==> flow/design.v <==
module ALU #(parameter w = 8) (
    clk, rst, CE, IN_valid, MODE, CMD, OPA, OPB, Cin,
    ERR, RES, OF, COUT, G, L, E);
    input clk;
    input rst;
    input CE;
    input [1:0] IN_valid;
    input MODE;
    input [3:0] CMD;
    input [w-1:0] OPA;
    input [w-1:0] OPB;
    input Cin;
    output reg ERR;
    output reg OF;
    output reg COUT;
    output reg G;
    output reg L;
    output reg E;
    output reg [2*w:0] RES;
reg [1:0] IN_valid_t;
reg [3:0] CMD_t;
reg MODE_t, Cin_t;
reg [w-1:0] OPA_t, OPB_t;
reg ERR_t, OF_t, COUT_t, G_t, L_t, E_t;
reg [2*w:0] RES_t, RES_m;
reg signed [w-1:0] sOPA, sOPB;
reg signed [2*w:0] sRES;
reg [$clog2(w)-1:0] shift_amount;
always @(posedge clk or posedge rst) begin  
    if(rst) begin
        OPA_t <= 0;
        OPB_t <= 0;
        Cin_t <= 0;
        IN_valid_t <= 0;
        MODE_t <= 0;
        CMD_t <= 0; end
     else if(CE) begin
        OPA_t <= OPA;
        OPB_t <= OPB;
        Cin_t <= Cin;
        IN_valid_t <= IN_valid;
        MODE_t <= MODE;
        CMD_t <= CMD; end   
end
always @(*) begin
    ERR_t = 0;    
    sOPA = 0;
    sOPB = 0;
    sRES = 0;
    shift_amount = 0;
    OF_t = 0;
    COUT_t = 0;
    G_t = 0;
    L_t = 0;
    E_t = 0;
    RES_t = 0;
    if(MODE_t) begin
        case(CMD_t)
            4'b0000: begin 
                        if(IN_valid_t == 2'b11) begin
                            RES_t = OPA_t + OPB_t;
                            COUT_t = RES_t[w]; end
                        else ERR_t = 1; end
            4'b0001: begin 
                        if(IN_valid_t == 2'b11) begin
                            RES_t = OPA_t - OPB_t;
                            OF_t = (OPA_t < OPB_t) ? 1 : 0; end
                        else ERR_t = 1; end
            4'b0010: begin 
                        if(IN_valid_t == 2'b11) begin
                            RES_t = OPA_t + OPB_t + Cin_t;
                            COUT_t = RES_t[w]; end
                        else ERR_t = 1; end
            4'b0011: begin 
                        if(IN_valid_t == 2'b11) begin
                            RES_t = OPA_t - OPB_t - Cin_t;
                            OF_t = (OPA_t < (OPB_t + Cin_t)); end
                        else ERR_t = 1; end
            4'b0100: begin 
                        if(IN_valid_t[0] == 1'b1) begin
                            RES_t = OPA_t + 1'b1;
                            COUT_t = RES_t[w]; end
                        else ERR_t = 1; end
            4'b0101: begin 
                        if(IN_valid_t[0] == 1'b1) begin
                            RES_t = OPA_t - 1'b1;
                            OF_t = RES_t[w]; end
                        else ERR_t = 1; end
            4'b0110: begin 
                        if(IN_valid_t[1] == 1'b1) begin
                            RES_t = OPB_t + 1'b1;
                            COUT_t = RES_t[w]; end
                        else ERR_t = 1; end
            4'b0111: begin 
                        if(IN_valid_t[1] == 1'b1) begin
                            RES_t = OPB_t - 1'b1;
                            OF_t = RES_t[w]; end
                        else ERR_t = 1; end
            4'b1000: begin 
                        if(IN_valid_t == 2'b11) begin
                            E_t = (OPA_t == OPB_t) ? 1 : 0;
                            L_t = (OPA_t < OPB_t) ? 1 : 0;
                            G_t = (OPA_t > OPB_t) ? 1 : 0; end
                        else ERR_t = 1; end
            4'b1001: begin 
                        if(IN_valid_t == 2'b11) begin
                            RES_t = (OPA_t + 1) * (OPB_t + 1); end
                        else ERR_t = 1; end
            4'b1010: begin 
                        if(IN_valid_t == 2'b11) begin
                            RES_t = (OPA_t << 1) * OPB_t; end
                        else ERR_t = 1; end
            4'b1011: begin
                        if(IN_valid_t == 2'b11) begin
                            sOPA = $signed(OPA_t);
                            sOPB = $signed(OPB_t);
                            sRES = sOPA + sOPB;
                            RES_t = sRES;
                            OF_t = ((sOPA[w-1] == sOPB[w-1]) && (sRES[w-1] != sOPA[w-1]));
                            E_t = (sOPA == sOPB) ? 1 : 0;
                            L_t = (sOPA < sOPB) ? 1 : 0;
                            G_t = (sOPA > sOPB) ? 1 : 0; end
                        else ERR_t = 1; end
            4'b1100: begin
                        if(IN_valid_t == 2'b11) begin
                            sOPA = $signed(OPA_t);
                            sOPB = $signed(OPB_t);
                            sRES = sOPA - sOPB;
                            RES_t = sRES;
                            OF_t = ((sOPA[w-1] != sOPB[w-1]) && (sRES[w-1] != sOPA[w-1]));
                            E_t = (sOPA == sOPB) ? 1 : 0;
                            L_t = (sOPA < sOPB) ? 1 : 0;
                            G_t = (sOPA > sOPB) ? 1 : 0; end
                        else ERR_t = 1; end
            default: begin
                        RES_t = 0;
                        COUT_t = 1'b0;
                        OF_t = 1'b0;
                        G_t = 1'b0;
                        E_t = 1'b0;
                        L_t = 1'b0;
                        ERR_t = 1'b1; end
             endcase
             end
    else begin 
        case(CMD_t)
          4'b0000: begin
                      if(IN_valid_t == 2'b11) begin
                          RES_t = OPA_t & OPB_t; end
                      else ERR_t = 1; end
          4'b0001: begin
                      if(IN_valid_t == 2'b11) begin
                          RES_t = ~(OPA_t & OPB_t);
                          RES_t[2*w-1 : 8] = 0; end
                      else ERR_t = 1; end
          4'b0010: begin
                      if(IN_valid_t == 2'b11) begin
                          RES_t = OPA_t | OPB_t; end
                      else ERR_t = 1; end
          4'b0011: begin
                      if(IN_valid_t == 2'b11) begin
                          RES_t = ~(OPA_t | OPB_t);
                          RES_t[2*w-1 : 8] = 0; end
                      else ERR_t = 1; end
          4'b0100: begin
                      if(IN_valid_t == 2'b11) begin
                          RES_t = OPA_t ^ OPB_t; end
                      else ERR_t = 1; end
          4'b0101: begin
                      if(IN_valid_t == 2'b11) begin
                          RES_t = ~(OPA_t ^ OPB_t);
                          RES_t[2*w-1 : 8] = 0; end
                      else ERR_t = 1; end
          4'b0110: begin
                      if(IN_valid_t[0] == 1'b1) begin
                          RES_t = ~OPA_t;
                          RES_t[2*w-1 : 8] = 0; end
                      else ERR_t = 1; end
          4'b0111: begin
                      if(IN_valid_t[1] == 1'b1) begin
                          RES_t = ~OPB_t;
                          RES_t[2*w-1 : 8] = 0; end
                      else ERR_t = 1; end
          4'b1000: begin
                      if(IN_valid_t[0] == 1'b1) begin
                          RES_t = OPA_t >> 1; end
                      else ERR_t = 1; end
          4'b1001: begin
                      if(IN_valid_t[0] == 1'b1) begin
                          RES_t = OPA_t << 1; end
                      else ERR_t = 1; end
          4'b1010: begin
                      if(IN_valid_t[1] == 1'b1) begin
                          RES_t = OPB_t >> 1; end
                      else ERR_t = 1; end
          4'b1011: begin
                      if(IN_valid_t[1] == 1'b1) begin
                          RES_t = OPB_t << 1; end
                      else ERR_t = 1; end
          4'b1100: begin 
                      if(IN_valid_t == 2'b11) begin
                          if( |(OPB_t[(w-1) : ($clog2(w)+1)]))
                               ERR_t = 1;
                          else begin
                               shift_amount = OPB_t[$clog2(w)-1:0];
                               RES_t = {1'b0, ((OPA_t << shift_amount) | OPA_t >> (w - shift_amount))}; end end
                      else  ERR_t = 1; end
          4'b1101: begin 
                      if(IN_valid_t == 2'b11) begin
                          if( |(OPB_t[(w-1) : ($clog2(w)+1)]))
                               ERR_t = 1;
                          else begin
                               shift_amount = OPB_t[$clog2(w)-1:0];
                               RES_t = {1'b0, ((OPA_t >> shift_amount) | OPA_t << (w - shift_amount))}; end end
                      else  ERR_t = 1; end
          default: begin
                        RES_t = 0;
                        ERR_t = 1'b1; end
             endcase
             end
end
always @(posedge clk or posedge rst) begin
    if (rst) begin
        RES  <= 0;
        COUT <= 0;
        OF   <= 0;
        G    <= 0;
        L    <= 0;
        E    <= 0;
        ERR  <= 0;
        RES_m <= 0;
    end 
    else if (CE) begin
        if ((CMD_t == 4'b1001 || CMD_t == 4'b1010) && MODE_t == 1) begin
            RES_m <= RES_t;
            RES <= RES_m;
        end
        else
            RES <= RES_t;
            COUT <= COUT_t;
            OF   <= OF_t;
            G    <= G_t;
            L    <= L_t;
            E    <= E_t;
            ERR  <= ERR_t;
  end
end
endmodule
# Tool chain data of ALU
# The steps from the RTL of ALU to its reports follow in flow order.
# Line numbers count from 1 in the design file above.
# Operators: Yosys type, input widths -> output width; for muxes data width and select width s.
# Library cell names are shortened.
# Not given: n/a
[setup]
top = "ALU"
clock_port = "clk"
lib = "sky130hd"
pvt_corner = "tt_025C_1v80"

# Elaborated design
# Source: Yosys, flattened and elaborated, memories not mapped. Widths are those after wreduce. Registers that Yosys merges into a memory's read port (data or address) are not register bits. Print and check cells do not count.
[classes]
add_sub_neg = 14
mul = 2
compare = 5
eq_ne = 20
shift = 4
mux = 76
n_logic = 10
reduce_logical = 15
[op_table]
columns = ["operator", "n"]
rows = [
  ["$pmux 17 s14", 1],
  ["$pmux 17 s12", 1],
  ["$mux 17", 10],
  ["$mul 9x9->17", 1],
  ["$mul 8x8->16", 1],
  ["$mux 8", 12],
  ["$not 8->17", 5],
  ["$mux 9", 5],
  ["$mux 1", 37],
  ["$add 8x1->9 const B", 4],
  ["$shl 8x32->8", 1],
  ["$shr 8x32->8", 1],
  ["$eq 4x4->1 const B", 6],
  ["$lt 8x8->1", 3],
  ["$or 8x8->8", 3],
  ["$sub 8x1->9 const B", 2],
  ["$add 8x8->9", 2],
  ["$sub 8x8->9", 2],
  ["$sub 17x1->17", 1],
  ["$eq 4x3->1 const B", 4],
  ["$gt 8x8->1", 2],
  ["$eq 8x8->1", 2],
  ["$mux 7", 2],
  ["$add 9x1->10", 1],
  ["$mux 10", 1],
  ["$reduce_or 9->1", 1],
  ["$reduce_or 2->1", 4],
  ["$eq 4x2->1 const B", 2],
]
# Other operator kinds: 21; their cells: 29.
[word_totals]
register_bits = 64
output_inout_bits = 23
elab_cells = 160

# Logic depth
# Longest topological path by Yosys (ltp), each cell counted once; first at word level (registers and memories cut), then after technology mapping (sequential cells cut; the memories' decode and read muxes count).
[depth]
word_depth = 8
ABC_AREA = 0
depth_mapped = 24

# After synthesis
# Source: synth_stat.txt of the flow (Yosys; design flattened, memories mapped). It holds for the ABC_AREA given above (unset counts as 0); a run with the other value may have another netlist.
[mapped]
mapped_cells = 1517
synth_area_um2 = 11740.0
sequential_area_um2 = 1601.5
ff_cells = 64
n_buf = 87
[types]
columns = ["cell_type", "n", "type_area_um2"]
rows = [
  ["fa_1", 87, 1741.67],
  ["dfrtp_1", 64, 1.6E+03],
  ["ha_1", 116, 1.45E+03],
  ["nor2_1", 169, 634.358],
  ["xnor2_1", 66, 578.054],
  ["nand2_1", 150, 563.04],
  ["inv_1", 146, 548.026],
  ["o21ai_0", 89, 445.427],
  ["a21oi_1", 64, 320.307],
  ["clkbuf_1", 66, 247.738],
  ["a22oi_1", 30, 225.216],
  ["nand3_1", 43, 215.206],
  ["mux2i_1", 21, 210.202],
  ["nor3_1", 37, 185.178],
  ["nand2b_1", 29, 181.424],
  ["o221ai_1", 16, 140.134],
  ["xor2_1", 16, 140.134],
  ["o22ai_1", 22, 137.632],
]
# Not listed: further types 64, cells in them 286.

# Worst setup path after synthesis
# Path of least setup slack by OpenSTA after synthesis, without wires, with an ideal clock, recovery checks aside; 20% of the period is set as input and as output delay. Where synthesis merged equal registers, the netlist keeps one of their names.
[synth_path]
path_type = "register to register"
from = "register OPB_t[1]"
to = "register RES[16]"
period_ps = 6000
t_first_pin_ps = 0
arrival_time_ps = 6283
t_required_ps = 5905
path_slack_ps = -378
delay_ps = 6378
stages = 24
n_path_buf = 4
synth_period_reached_ps = 6378
# "delay_ps" is the arrival time less input delay plus setup time.
# "stages" counts driving pins, that of a launching flip-flop among them; a cell with two outputs on the path counts twice.
# "synth_period_reached_ps" is the clock period less the worst setup slack; recovery checks do not enter. This is arithmetic on one report: input and output delays are still those of the set period (20% each).
# Between the ends stands the longest chain of elaborated cells between them, by number of cells; it is not shown to be the way that was timed. Of several equally long chains one is given.
# Each line given opens the expression or statement behind the cell; cells for indexed reads and writes are added by Yosys, which also makes memories of some case tables.
# A register here has more assigning lines than the two given.
[synth_via]
cell_sequence = "dfrtp_1 -> clkbuf_1 -> clkinv_1 -> clkbuf_1 -> ha_1 -> clkbuf_1 -> buf_1 -> nand2_1 -> fa_1 -> inv_1 -> fa_1 -> fa_1 -> inv_1 -> fa_1 -> inv_1 -> ha_1 -> and3_1 -> a22o_1 -> o41ai_1 -> o21ai_0 -> and2_1 -> o21ai_0 -> a211oi_1 -> o31ai_1"
elab_chain_cells = 6
[synth_lines]
columns = ["element", "line", "rtl"]
rows = [
  ["from (decl)", 23, "reg [w-1:0] OPA_t, OPB_t;"],
  ["from (assign)", 32, "OPB_t <= 0;"],
  ["from (assign)", 39, "OPB_t <= OPB;"],
  ["$add 8x1->9", 107, "RES_t = (OPA_t + 1) * (OPB_t + 1); end"],
  ["$mul 9x9->17", 107, ""],
  ["$mux 17", 106, "if(IN_valid_t == 2'b11) begin"],
  ["$pmux 17 s12", 58, "case(CMD_t)"],
  ["$mux 17", 57, "if(MODE_t) begin"],
  ["$mux 17", 234, "if ((CMD_t == 4'b1001 || CMD_t == 4'b1010) && MODE_t == 1) begin"],
  ["to (assign)", 236, "RES <= RES_m;"],
  ["to (assign)", 239, "RES <= RES_t;"],
  ["to (decl)", 19, "output reg [2*w:0] RES;"],
]

# Path in the finished layout
# Path of least setup slack in the final report of stored run 1 (OpenROAD, finished layout, wires in). Where an end is a register, its clock arrival counts in the times.
# The report prints the path's times to 10 ps; the period is as set.
[layout_path]
path_type = "register to register"
from = "register OPB_t[3]"
to = "register RES[16]"
period_ps = 6130
t_first_pin_ps = 350
arrival_time_ps = 6590
t_required_ps = 6390
path_slack_ps = -210
stages = 22
n_path_buf = 1
# Between the ends stands the longest chain of elaborated cells between them, by number of cells; it is not shown to be the way that was timed. Of several equally long chains one is given.
# A register here has more assigning lines than the two given.
[layout_via]
cell_sequence = "dfrtp_2 -> buf_2 -> nand3_1 -> nor2_2 -> xnor2_4 -> or2_2 -> fa_1 -> fa_1 -> inv_1 -> fa_1 -> inv_1 -> fa_1 -> inv_1 -> ha_1 -> and3_1 -> a22o_1 -> o41ai_4 -> o21ai_0 -> and2_1 -> o21ai_0 -> a211oi_1 -> o31ai_1"
elab_chain_cells = 6
[layout_lines]
columns = ["element", "line", "rtl"]
rows = [
  ["from (decl)", 23, "reg [w-1:0] OPA_t, OPB_t;"],
  ["from (assign)", 32, "OPB_t <= 0;"],
  ["from (assign)", 39, "OPB_t <= OPB;"],
  ["$add 8x1->9", 107, "RES_t = (OPA_t + 1) * (OPB_t + 1); end"],
  ["$mul 9x9->17", 107, ""],
  ["$mux 17", 106, "if(IN_valid_t == 2'b11) begin"],
  ["$pmux 17 s12", 58, "case(CMD_t)"],
  ["$mux 17", 57, "if(MODE_t) begin"],
  ["$mux 17", 234, "if ((CMD_t == 4'b1001 || CMD_t == 4'b1010) && MODE_t == 1) begin"],
  ["to (assign)", 236, "RES <= RES_m;"],
  ["to (assign)", 239, "RES <= RES_t;"],
  ["to (decl)", 19, "output reg [2*w:0] RES;"],
]

# Record of 5 stored runs of the RTL-to-layout flow on ALU, platform sky130hd. The runs are unordered. Constraints: input delay and output delay 20% of the set period each, output load 0.01 pF.
# "clock_period_reached_ps" = clock period - worst setup slack. The figure is calculated, with input and output delays left at 20% of the set period.
# "fin_power_mw" rests on the timing tool's default activity at the inputs, not on a simulated workload.

[[run]]
name = "stored run 1"
[run.settings]
ABC_AREA = 0
CELL_PAD_IN_SITES_GLOBAL_PLACEMENT = 3
CORE_UTILIZATION = 40
CTS_CLUSTER_DIAMETER = 53
GPL_TIMING_DRIVEN = 0
MIN_ROUTING_LAYER = "met1"
SETUP_SLACK_MARGIN = -0.56
SLEW_MARGIN = 40
period_ns = 6.13
CAP_MARGIN = 20
CORE_MARGIN = 2
[run.results]
synth_chip_area_um2 = 11740.0
die_footprint_um2 = 30737.1
post_route_stdcell_area_um2 = 13516.7
utilization_pct = 47.0
fin_ws_ps = -206
fin_tns_ps = -903
hold_ws_ps = 476
fin_power_mw = 3.758
clock_period_reached_ps = 6336

[[run]]
name = "stored run 2"
[run.settings]
ABC_AREA = 0
CAP_MARGIN = 10
CELL_PAD_IN_SITES_DETAIL_PLACEMENT = 1
CORE_ASPECT_RATIO = 1.09
CORE_MARGIN = 3
CORE_UTILIZATION = 49
CTS_CLUSTER_DIAMETER = 357
CTS_CLUSTER_SIZE = 12
GPL_ROUTABILITY_DRIVEN = 0
GPL_TIMING_DRIVEN = 0
MAX_ROUTING_LAYER = "met4"
MIN_ROUTING_LAYER = "met2"
PLACE_DENSITY_LB_ADDON = 0.01
SETUP_SLACK_MARGIN = 1.29
SLEW_MARGIN = 10
TNS_END_PERCENT = 10
period_ns = 4.73
[run.results]
outcome = "not finished: routing ended with error GRT-0116"

[[run]]
name = "stored run 3"
[run.settings]
CAP_MARGIN = 25
CELL_PAD_IN_SITES_DETAIL_PLACEMENT = 1
CORE_UTILIZATION = 44
PLACE_DENSITY = 0.67
SETUP_SLACK_MARGIN = -0.7
period_ns = 7.44
CORE_MARGIN = 2
SLEW_MARGIN = 20
[run.results]
synth_chip_area_um2 = 11740.0
die_footprint_um2 = 28004.3
post_route_stdcell_area_um2 = 13035.0
utilization_pct = 49.9
fin_ws_ps = 641
fin_tns_ps = 0
hold_ws_ps = 486
fin_power_mw = 3.157
clock_period_reached_ps = 6799

[[run]]
name = "stored run 4"
[run.settings]
ABC_AREA = 0
CAP_MARGIN = 5
CELL_PAD_IN_SITES_GLOBAL_PLACEMENT = 1
CORE_ASPECT_RATIO = 0.81
CORE_UTILIZATION = 30
CTS_CLUSTER_SIZE = 66
HOLD_SLACK_MARGIN = 0.16
PLACE_DENSITY = 0.45
SETUP_SLACK_MARGIN = 2.12
SLEW_MARGIN = 5
period_ns = 8.53
CORE_MARGIN = 2
[run.results]
synth_chip_area_um2 = 11740.0
die_footprint_um2 = 40740.6
post_route_stdcell_area_um2 = 13425.4
utilization_pct = 34.6
fin_ws_ps = 2407
fin_tns_ps = 0
hold_ws_ps = 475
fin_power_mw = 2.773
clock_period_reached_ps = 6123

[[run]]
name = "stored run 5"
[run.settings]
CORE_UTILIZATION = 39
period_ns = 5.79
CAP_MARGIN = 20
CORE_MARGIN = 2
SLEW_MARGIN = 20
[run.results]
synth_chip_area_um2 = 11740.0
die_footprint_um2 = 31506.2
post_route_stdcell_area_um2 = 13543.0
utilization_pct = 45.7
fin_ws_ps = 138
fin_tns_ps = 0
hold_ws_ps = 479
fin_power_mw = 4.178
clock_period_reached_ps = 5652
